==> flow/design.v <==
module bit32_2to1mux(out,sel,in1,in2);
input [31:0] in1,in2;
output [31:0] out;
input sel;
assign out = sel ? in2 : in1;
endmodule
module bit32AND (out,in1,in2);
input [31:0] in1,in2;
output [31:0] out;
assign {out}=in1 &in2;
endmodule
module bit32OR (out,in1,in2);
input [31:0] in1,in2;
output [31:0] out;
assign {out}=in1 | in2;
endmodule
module FA_dataflow (Cout, Sum,In1,In2,Cin);
input[31:0] In1,In2;
input Cin;
output Cout;
output[31:0] Sum;
assign {Cout,Sum}=In1+In2+Cin;
endmodule
module bit32_3to1_mux(out,sel,in1,in2,in3);
    input [31:0] in1, in2, in3;
    output [31:0] out;
    input [1:0] sel;
    wire[31:0] out1;
    bit32_2to1mux mux1(out1,sel[0],in1,in2);
    bit32_2to1mux mux2(out,sel[1],out1,in3);
endmodule
module ALU(in1, in2,binvert,carryin,op,result,carryout);
    input [31:0] in1,in2;
    output [31:0] result;
    input [1:0] op;
    input carryin;
    input binvert;
    output carryout;
    wire [31:0] andresult,orresult,sum,
    binvertresult;
    wire[31:0] b_inv;
    assign b_inv = ~in2;    
    bit32_2to1mux mux1(binvertresult,
    binvert,in2,b_inv);
    bit32AND ander(andresult,in1,binvertresult);
    bit32OR orer(orresult,in1,binvertresult);
    FA_dataflow adde(carryout,sum,in1,binvertresult,
    carryin);
    bit32_3to1_mux mux2(result,op,andresult,
    orresult,sum);
endmodule
module alu_control(o0,o1,o2,op, ALUOp1, ALUOp0);
    output o0,o1,o2;
    input [5:0] op;
    input ALUOp1, ALUOp0;
    assign o2 = ALUOp0 | (ALUOp1 & op[1]);
    assign o1 = (~ALUOp1) | (~op[2]);
    assign o0 = ALUOp1 & (op[3] | op[0]);
endmodule
module ANDarray (RegDst,ALUSrc, MemtoReg, RegWrite, MemRead, MemWrite,Branch,ALUOp0,ALUOp1,Op);
input [5:0] Op;
output RegDst,ALUSrc,MemtoReg, RegWrite, MemRead, MemWrite,Branch,ALUOp0,ALUOp1;
wire Rformat, lw,sw,beq,addi;
assign Rformat= (~Op[0])& (~Op[1])& (~Op[2])& (~Op[3])& (~Op[4])& (~Op[5]);
assign lw = (Op[5]) & (~Op[4]) & (~Op[3]) & (~Op[2]) & (Op[1]) & (Op[0]);
assign sw = (Op[5]) & (~Op[4]) & (Op[3]) & (~Op[2]) & (Op[1]) & (Op[0]);
assign beq = (~Op[5]) & (~Op[4]) & (~Op[3]) & (Op[2]) & (~Op[1]) & (~Op[0]);
assign addi = (~Op[5]) & (~Op[4]) & (Op[3]) & (~Op[2]) & (~Op[1]) & (~Op[0]);
assign RegDst=Rformat;
assign ALUSrc = lw | sw | addi;
assign MemtoReg = lw;
assign RegWrite = Rformat | lw | addi;
assign MemRead = lw;
assign MemWrite = sw;
assign Branch = beq;
assign ALUOp1 = Rformat;
assign ALUOp0 = beq;
endmodule
module sign_extender(outp, inp);
output[31:0] outp;
input[15:0] inp;
assign outp = (inp[15]==1)? {16'hFFFF,inp} : {16'h0000,inp};
endmodule
module RegFile32(clk,reset,ReadReg1,ReadReg2,WriteData,WriteReg,RegWrite,ReadData1,ReadData2); 
input clk, reset, RegWrite;
input[31:0] WriteData;
output[31:0] ReadData1, ReadData2;
input[4:0] ReadReg1, ReadReg2, WriteReg;
reg[1023:0] registers;
always @ (posedge clk or negedge reset)
begin
if (!reset)
registers <= 1024'b00;
else if (RegWrite)
registers[WriteReg*32 +: 32] <= WriteData;
end
assign ReadData1 = registers[ReadReg1*32 +: 32];
assign ReadData2 = registers[ReadReg2*32 +: 32];
endmodule
module data_memory(clk,Address,WriteData,MemWrite,ReadData); 
input clk, MemWrite;
input[31:0] WriteData;
output[31:0] ReadData;
input[4:0] Address;
reg[1023:0] registers;
always @ (posedge clk)
begin
if (MemWrite)
registers[Address*32 +: 32] <= WriteData;
end
assign ReadData = registers[Address*32 +: 32];
endmodule
module SCDDataPath(ALUout, instr, reset, clk);
output[31:0] ALUout;
input clk, reset;
input[31:0] instr;
wire[31:0] ReadMemData,in1,in2,aluresult,signextended,instruction, ReadData1, ReadData2, WriteData;
wire RegDst, ALUSrc, MemtoReg, RegWrite, MemRead, MemWrite, Branch, ALUOp0, ALUOp1, ALUOp2;
wire o0, o1, o2, carryout;
wire[4:0] WriteReg;
assign instruction = instr;
ANDarray control_unit(RegDst,ALUSrc, MemtoReg, RegWrite, MemRead, MemWrite,Branch,ALUOp0,ALUOp1,instruction[31:26]);
assign WriteReg = (RegDst==1)? instruction[15:11] : instruction[20:16];
RegFile32 register_file(clk,reset,instruction[25:21],instruction[20:16],WriteData,WriteReg,RegWrite,ReadData1,ReadData2);
sign_extender sign_extend(signextended, instruction[15:0]);
bit32_2to1mux alu_src_mux(in2,ALUSrc,ReadData2,signextended);
alu_control alu_con_instancce(o0,o1,o2,instruction[5:0], ALUOp1, ALUOp0);
ALU alu_instance(ReadData1,in2,o2,o2,{o1,o0},ALUout,carryout);
data_memory data_mem_instance(clk,ALUout[4:0],ReadData2,MemWrite,ReadMemData);
bit32_2to1mux data_mem_mux(WriteData,MemtoReg,ALUout,ReadMemData);
endmodule
* From RTL to reports: SCDDataPath
Tool output for the design above before and after an edit, in the order of the flow.
Lines under "original" count in the file above, lines under "edited" in the edited file.
"change" is "edited" less "original", of the values as shown; "rel. change" is that difference over "original", in percent.
Not given: n/a
- Top :: SCDDataPath
- Clock :: clk
- Library :: sky130hd
- Corner :: tt_025C_1v80

* Diff
The edit as a unified diff against the file above.
The edit is scripted: it alters the design's behaviour and was not made to optimise anything.
#+begin_src diff
@@ -119,5 +119,7 @@
 wire o0, o1, o2, carryout;
 wire[4:0] WriteReg;
-assign instruction = instr;
+reg [31:0] instruction_reg;
+always @(posedge clk) instruction_reg <= instr;
+assign instruction = instruction_reg;
 ANDarray control_unit(RegDst,ALUSrc, MemtoReg, RegWrite, MemRead, MemWrite,Branch,ALUOp0,ALUOp1,instruction[31:26]);
 assign WriteReg = (RegDst==1)? instruction[15:11] : instruction[20:16];
#+end_src

* Elaborated design
Yosys after proc, flatten, opt, wreduce and memory -nomap, before mapping. Enables and synchronous resets that opt folds into registers are not counted as muxes. Memory bits, and registers merged into a memory's read port (data or address), are not among the register bits. Print and check cells are not counted. Equal cells are merged and count once.
** Bit counts
- register bits :: original 2048, edited 2080, change +32, rel. change +1.56%
- latch bits :: original 0, edited 0, change 0
- memory bits (writable) :: original 0, edited 0, change 0
- ROM bits :: original 0, edited 0, change 0
- word width x clocked read ports :: original 0, edited 0, change 0
- memories :: original 0, edited 0, change 0
- input bits :: original 34, edited 34, change 0, rel. change 0.00%
- output and inout port bits :: original 32, edited 32, change 0, rel. change 0.00%
- elaborated cells :: original 69, edited 70, change +1, rel. change +1.45%
** Operators by class
- $add $sub $neg :: original 4, edited 4, change 0, rel. change 0.00%
- multiply operators :: original 0, edited 0, change 0
- div/mod/pow operators :: original 0, edited 0, change 0
- $lt $le $gt $ge :: original 0, edited 0, change 0
- equal/unequal tests :: original 0, edited 0, change 0
- shifts and indexed selects :: original 7, edited 7, change 0, rel. change 0.00%
- muxes and demuxes :: original 7, edited 7, change 0, rel. change 0.00%
- bitwise logic cells :: original 49, edited 49, change 0, rel. change 0.00%
- reductions and logical operators :: original 0, edited 0, change 0
Unchanged operator kinds not shown: 17.

* Logic depth
Yosys ltp: most cells in a row. Word level: on the elaborated netlist, between registers, memories and ports. Mapped: between sequential cells and ports; inverters and the memories' decode and read muxes count.
** Depth
- depth after elaboration :: original 19, edited 19, change 0, rel. change 0.00%
- ABC_AREA :: original 0, edited 0
- gate-level depth with buffers :: original 33, edited 34, change +1, rel. change +3.03%
- mapped depth without buffers :: original 23, edited 23, change 0, rel. change 0.00%

* Synthesis result
Yosys stat after the flow's synthesis: flattened, memories mapped to cells. It holds for the ABC_AREA given above (unset counts as 0); a run with the other value may have another netlist.
** Cell types
- sky130_fd_sc_hd__mux2_2 :: original 1378, edited 584, change -794, rel. change -57.62%
- sky130_fd_sc_hd__a22o_1 :: original 0, edited 690, change +690
- sky130_fd_sc_hd__nand2_1 :: original 724, edited 958, change +234, rel. change +32.32%
- sky130_fd_sc_hd__o2bb2ai_1 :: original 0, edited 169, change +169
- sky130_fd_sc_hd__o221ai_1 :: original 131, edited 0, change -131, rel. change -100.00%
- sky130_fd_sc_hd__a22oi_1 :: original 140, edited 12, change -128, rel. change -91.43%
- sky130_fd_sc_hd__buf_1 :: original 81, edited 157, change +76, rel. change +93.83%
- sky130_fd_sc_hd__mux2_1 :: original 65, edited 1, change -64, rel. change -98.46%
- sky130_fd_sc_hd__nand3_1 :: original 35, edited 93, change +58, rel. change +165.71%
- sky130_fd_sc_hd__and3_1 :: original 14, edited 72, change +58, rel. change +414.29%
- sky130_fd_sc_hd__o31ai_1 :: original 14, edited 68, change +54, rel. change +385.71%
- sky130_fd_sc_hd__o21ai_0 :: original 578, edited 629, change +51, rel. change +8.82%
- sky130_fd_sc_hd__nor2_1 :: original 127, edited 178, change +51, rel. change +40.16%
- sky130_fd_sc_hd__buf_2 :: original 152, edited 102, change -50, rel. change -32.89%
- sky130_fd_sc_hd__a211oi_1 :: original 61, edited 17, change -44, rel. change -72.13%
- sky130_fd_sc_hd__mux2i_1 :: original 168, edited 127, change -41, rel. change -24.40%
- sky130_fd_sc_hd__a21oi_1 :: original 53, edited 88, change +35, rel. change +66.04%
- sky130_fd_sc_hd__dfxtp_1 :: original 0, edited 32, change +32
Unchanged cell types not shown: 10.
Not every row of either side is listed.
** Mapped netlist
- mapped cells :: original 7818, edited 8037, change +219, rel. change +2.80%
- cell area after synthesis (µm²) :: original 111587.0, edited 109243.5, change -2343.5, rel. change -2.10%
- area of sequential cells (µm²) :: original 56374.1, edited 57014.7, change +640.6, rel. change +1.14%
- flip-flops :: original 2048, edited 2080, change +32, rel. change +1.56%
- buffers :: original 820, edited 852, change +32, rel. change +3.90%
By module: a second synthesis without flattening, with its own total; a netlist apart from the flattened one above.
** Unflattened totals
- cells (unflattened synthesis) :: original 8811, edited 8843, change +32, rel. change +0.36%
- area (unflattened synthesis) (µm²) :: original 113771.6, edited 114412.2, change +640.6, rel. change +0.56%
Each row is one instance without its submodules.
** By module, original
- RegFile32 :: times used 1, cells 4629, area 55687.2 µm², seq. area 25624.6 µm²
- data_memory :: times used 1, cells 3594, area 52576.7 µm², seq. area 30749.5 µm²
- bit32_2to1mux :: times used 5, cells 36, area 544.3 µm², seq. area 0.0 µm²
- FA_dataflow :: times used 1, cells 259, area 1854.3 µm², seq. area 0.0 µm²
- sign_extender :: times used 1, cells 32, area 240.2 µm², seq. area 0.0 µm²
- bit32AND :: times used 1, cells 32, area 200.2 µm², seq. area 0.0 µm²
- bit32OR :: times used 1, cells 32, area 200.2 µm², seq. area 0.0 µm²
- ALU :: times used 1, cells 32, area 120.1 µm², seq. area 0.0 µm²
- ANDarray :: times used 1, cells 13, area 96.3 µm², seq. area 0.0 µm²
- SCDDataPath :: times used 1, cells 5, area 56.3 µm², seq. area 0.0 µm²
- alu_control :: times used 1, cells 3, area 18.8 µm², seq. area 0.0 µm²
- bit32_3to1_mux :: times used 1, cells 0, area 0.0 µm², seq. area 0.0 µm²
** By module, edited
- RegFile32 :: times used 1, cells 4629, area 55687.2 µm², seq. area 25624.6 µm²
- data_memory :: times used 1, cells 3594, area 52576.7 µm², seq. area 30749.5 µm²
- bit32_2to1mux :: times used 5, cells 36, area 544.3 µm², seq. area 0.0 µm²
- FA_dataflow :: times used 1, cells 259, area 1854.3 µm², seq. area 0.0 µm²
- SCDDataPath :: times used 1, cells 37, area 696.9 µm², seq. area 640.6 µm²
- sign_extender :: times used 1, cells 32, area 240.2 µm², seq. area 0.0 µm²
- bit32AND :: times used 1, cells 32, area 200.2 µm², seq. area 0.0 µm²
- bit32OR :: times used 1, cells 32, area 200.2 µm², seq. area 0.0 µm²
- ALU :: times used 1, cells 32, area 120.1 µm², seq. area 0.0 µm²
- ANDarray :: times used 1, cells 13, area 96.3 µm², seq. area 0.0 µm²
- alu_control :: times used 1, cells 3, area 18.8 µm², seq. area 0.0 µm²
- bit32_3to1_mux :: times used 1, cells 0, area 0.0 µm², seq. area 0.0 µm²

* Path before layout
Path of least setup slack by OpenSTA after synthesis, without wires, with an ideal clock, recovery checks aside; 20% of the period is set as input and as output delay. Where synthesis merged equal registers, the netlist keeps one of their names.
** Timing after synthesis
- path type :: original input port to flip-flop, edited flip-flop to flip-flop
- from :: original input port instr[30], edited register instruction_reg[28]
- to :: original register data_mem_instance.registers[0], edited register data_mem_instance.registers[0]
- period (ns) :: original 10.5, edited 10.5, change 0.0, rel. change 0.00%
- external input delay (ns) :: original 2.100
- library setup time (ns) :: original 4.916, edited 1.538, change -3.378
- launch time at the first pin (ns) :: original 2.100, edited 0.000, change -2.100, rel. change -100.00%
- arrival time (ns) :: original 98.170, edited 24.070, change -74.100, rel. change -75.48%
- data required time (ns) :: original 5.584, edited 8.962, change +3.378, rel. change +60.49%
- slack (ns) :: original -92.586, edited -15.108, change +77.478
- path delay (ns) :: original 100.986, edited 25.608, change -75.378, rel. change -74.64%
- stages :: original 2, edited 3, change +1, rel. change +50.00%
- path buffers :: original 1, edited 0, change -1, rel. change -100.00%
- synthesis period reached (ns) :: original 103.086, edited 25.608, change -77.478, rel. change -75.16%
"path delay" is the arrival time less input delay plus setup time.
"stages": output pins that drive a net of the path, with the launching flip-flop's if there is one; two outputs of one cell count as two.
"synthesis period reached" = period - worst setup slack (recovery checks aside). The figure is calculated, with input and output delays left at 20% of the set period.
The rows between start and end are the longest chain of elaborated cells between them; the timing report does not say that the signal goes this way. Where chains are equally long, one stands for them.
A line is the first line of the expression or statement that the cell stems from. Yosys adds cells for indexed reads and writes and turns some case tables into memories.
Where a signal picks the word or bit written, the line may be left out of the assigning lines.
original: Only ways into the end's enable, where the timed path ends, are counted here.
On the way, after synthesis, original:
- Path through :: sky130_fd_sc_hd__clkbuf_1 > sky130_fd_sc_hd__nor4_1
- Cells in the longest elaborated chain :: 6
- Elaborated cells between the ends (all ways) :: 6
- Classes of those cells :: logic: 6
** Ends and longest elaborated chain, after synthesis, original
- start: declaration :: RTL line 116 : input[31:0] instr;
- NOT 1 bit :: RTL line 66 : assign sw = (Op[5]) & (~Op[4]) & (Op[3]) & (~Op[2]) & (Op[1]) & (Op[0]);
- bitwise AND 1 bit (5 in a row) :: RTL line 66
- end: declaration :: RTL line 105 : reg[1023:0] registers;
edited: Only ways into the end's enable, where the timed path ends, are counted here.
On the way, after synthesis, edited:
- Path through :: sky130_fd_sc_hd__dfxtp_1 > sky130_fd_sc_hd__nor2_1 > sky130_fd_sc_hd__and3_1
- Cells in the longest elaborated chain :: 4
- Elaborated cells between the ends (all ways) :: 4
- Classes of those cells :: logic: 4
** Ends and longest elaborated chain, after synthesis, edited
- start: declaration :: RTL line 121 : reg [31:0] instruction_reg;
- start: assignment :: RTL line 122 : always @(posedge clk) instruction_reg <= instr;
- NOT 1 bit :: RTL line 66 : assign sw = (Op[5]) & (~Op[4]) & (Op[3]) & (~Op[2]) & (Op[1]) & (Op[0]);
- bitwise AND 1 bit (3 in a row) :: RTL line 66
- end: declaration :: RTL line 105 : reg[1023:0] registers;

* Path in the finished layout
From the final timing report of the runs of set A: the path of least setup slack in the routed layout; clock arrival at registers is part of the times.
** Timing after layout
- path type :: original input port to output port, edited flip-flop to output port
- from :: original input port instr[16], edited register instruction_reg[16]
- to :: original output port ALUout[29], edited output port ALUout[15]
- period (ns) :: original 10.3, edited 10.3, change 0.0, rel. change 0.00%
- external input delay (ns) :: original 2.06
- external output delay (ns) :: original 2.06, edited 2.06, change 0.00, rel. change 0.00%
- launch time at the first pin (ns) :: original 2.06, edited 0.88, change -1.18, rel. change -57.28%
- arrival time (ns) :: original 7.92, edited 7.85, change -0.07, rel. change -0.88%
- data required time (ns) :: original 8.24, edited 8.24, change 0.00, rel. change 0.00%
- slack (ns) :: original 0.32, edited 0.39, change +0.07
- stages :: original 22, edited 19, change -3, rel. change -13.64%
- path buffers :: original 4, edited 3, change -1, rel. change -25.00%
The rows between start and end are the longest chain of elaborated cells between them; the timing report does not say that the signal goes this way. Where chains are equally long, one stands for them.
On the way, after layout, original:
- Path through :: sky130_fd_sc_hd__buf_8 > sky130_fd_sc_hd__buf_4 > sky130_fd_sc_hd__mux4_2 > sky130_fd_sc_hd__mux4_2 > sky130_fd_sc_hd__nand2_1 > sky130_fd_sc_hd__nand2_1 > sky130_fd_sc_hd__mux2i_1 > sky130_fd_sc_hd__xnor2_1 > sky130_fd_sc_hd__ha_1 > sky130_fd_sc_hd__a21o_1 > sky130_fd_sc_hd__and2_1 > sky130_fd_sc_hd__o21ai_0 > sky130_fd_sc_hd__nand2b_1 > sky130_fd_sc_hd__a31oi_1 > sky130_fd_sc_hd__nand3_1 > sky130_fd_sc_hd__o2111ai_1 > sky130_fd_sc_hd__a2111oi_0 > sky130_fd_sc_hd__nor2_1 > sky130_fd_sc_hd__xor2_1 > sky130_fd_sc_hd__a21oi_1 > sky130_fd_sc_hd__buf_4 > sky130_fd_sc_hd__clkdlybuf4s50_1
- Cells in the longest elaborated chain :: 7
- Elaborated cells between the ends (all ways) :: 10
- RTL lines with such cells :: 6
- Classes of those cells :: add/sub: 2; shift: 1; mux: 4; logic: 3
** Ends and longest elaborated chain, after layout, original
- start: declaration :: RTL line 116 : input[31:0] instr;
- indexed select 1024 x 11 -> 32 bit :: RTL line 98 : assign ReadData2 = registers[ReadReg2*32 +: 32];
- 2-to-1 mux 32 bit :: RTL line 5 : assign out = sel ? in2 : in1;
- NOT 32 bit :: RTL line 42 : assign b_inv = ~in2;
- 2-to-1 mux 32 bit :: RTL line 5
- adder 32 bit :: RTL line 22 : assign {Cout,Sum}=In1+In2+Cin;
- adder 32 x 1 -> 32 bit :: RTL line 22
- 2-to-1 mux 32 bit :: RTL line 5
- end: declaration :: RTL line 114 : output[31:0] ALUout;
On the way, after layout, edited:
- Path through :: sky130_fd_sc_hd__dfxtp_4 > sky130_fd_sc_hd__buf_12 > sky130_fd_sc_hd__buf_4 > sky130_fd_sc_hd__mux4_2 > sky130_fd_sc_hd__mux4_2 > sky130_fd_sc_hd__mux2_2 > sky130_fd_sc_hd__mux2i_1 > sky130_fd_sc_hd__xnor2_1 > sky130_fd_sc_hd__ha_1 > sky130_fd_sc_hd__a21o_1 > sky130_fd_sc_hd__a21o_1 > sky130_fd_sc_hd__a21o_1 > sky130_fd_sc_hd__a21o_1 > sky130_fd_sc_hd__a21oi_1 > sky130_fd_sc_hd__o31a_1 > sky130_fd_sc_hd__o21a_1 > sky130_fd_sc_hd__mux2i_1 > sky130_fd_sc_hd__a211oi_1 > sky130_fd_sc_hd__clkdlybuf4s50_1
- Cells in the longest elaborated chain :: 7
- Elaborated cells between the ends (all ways) :: 10
- RTL lines with such cells :: 6
- Classes of those cells :: add/sub: 2; shift: 1; mux: 4; logic: 3
** Ends and longest elaborated chain, after layout, edited
- start: declaration :: RTL line 121 : reg [31:0] instruction_reg;
- start: assignment :: RTL line 122 : always @(posedge clk) instruction_reg <= instr;
- indexed select 1024 x 11 -> 32 bit :: RTL line 98 : assign ReadData2 = registers[ReadReg2*32 +: 32];
- 2-to-1 mux 32 bit :: RTL line 5 : assign out = sel ? in2 : in1;
- NOT 32 bit :: RTL line 42 : assign b_inv = ~in2;
- 2-to-1 mux 32 bit :: RTL line 5
- adder 32 bit :: RTL line 22 : assign {Cout,Sum}=In1+In2+Cin;
- adder 32 x 1 -> 32 bit :: RTL line 22
- 2-to-1 mux 32 bit :: RTL line 5
- end: declaration :: RTL line 114 : output[31:0] ALUout;

* Layout results
Both versions went through the flow (Yosys, OpenROAD) with the same settings in each pair. Constraints: input delay and output delay 20% of the set period each, output load 0.01 pF.
Flow settings, set A:
- CORE_UTILIZATION :: 40
- period_ns :: 10.3
- CAP_MARGIN :: 20
- CORE_MARGIN :: 2
- SLEW_MARGIN :: 20
** Results, set A
- area of the synthesized netlist (µm²) :: original 111587.0, edited 109243.5, change -2343.5, rel. change -2.10%
- area of the die (µm²) :: original 283210.0, edited 277308.0, change -5902.0, rel. change -2.08%
- standard-cell area of the final layout (µm²) :: original 124132.0, edited 121574.0, change -2558.0, rel. change -2.06%
- post-layout utilization :: original 0.448, edited 0.448, change 0.000
- lowest setup slack (ns) :: original 0.324, edited 0.395, change +0.071
- total negative setup slack (ns) :: original 0.000, edited 0.000, change 0.000
- smallest hold slack (ns) :: original 0.494, edited 0.498, change +0.004
- overall power (uW) :: original 18607, edited 19765, change +1158, rel. change +6.22%
- reached clock period (ns) :: original 9.976, edited 9.905, change -0.071, rel. change -0.71%
Flow settings, set B:
- CAP_MARGIN :: 35
- CORE_ASPECT_RATIO :: 1.07
- CORE_UTILIZATION :: 66
- PLACE_DENSITY :: 0.43
- SETUP_SLACK_MARGIN :: 1.05
- SLEW_MARGIN :: 20
- period_ns :: 5.71
- CORE_MARGIN :: 2
** Results, set B
- area of the synthesized netlist (µm²) :: original 111587.0, edited 109243.5, change -2343.5, rel. change -2.10%
- area of the die (µm²) :: original 172378.0, edited 168793.0, change -3585.0, rel. change -2.08%
- standard-cell area of the final layout (µm²) :: original 142239.0, edited 135023.0, change -7216.0, rel. change -5.07%
- post-layout utilization :: original 0.844, edited 0.821, change -0.023
- lowest setup slack (ns) :: original -1.551, edited -1.376, change +0.175
- total negative setup slack (ns) :: original -1012.920, edited -1108.050, change -95.130
- overall power (uW) :: original 34702, edited 36391, change +1689, rel. change +4.87%
- reached clock period (ns) :: original 7.261, edited 7.086, change -0.175, rel. change -2.41%
By "reached clock period" is meant the clock period of the run minus its worst setup slack. This is arithmetic on one report: input and output delays are still those of the set period (20% each).
"overall power": no workload was simulated; the value follows from the tool's default switching activity.
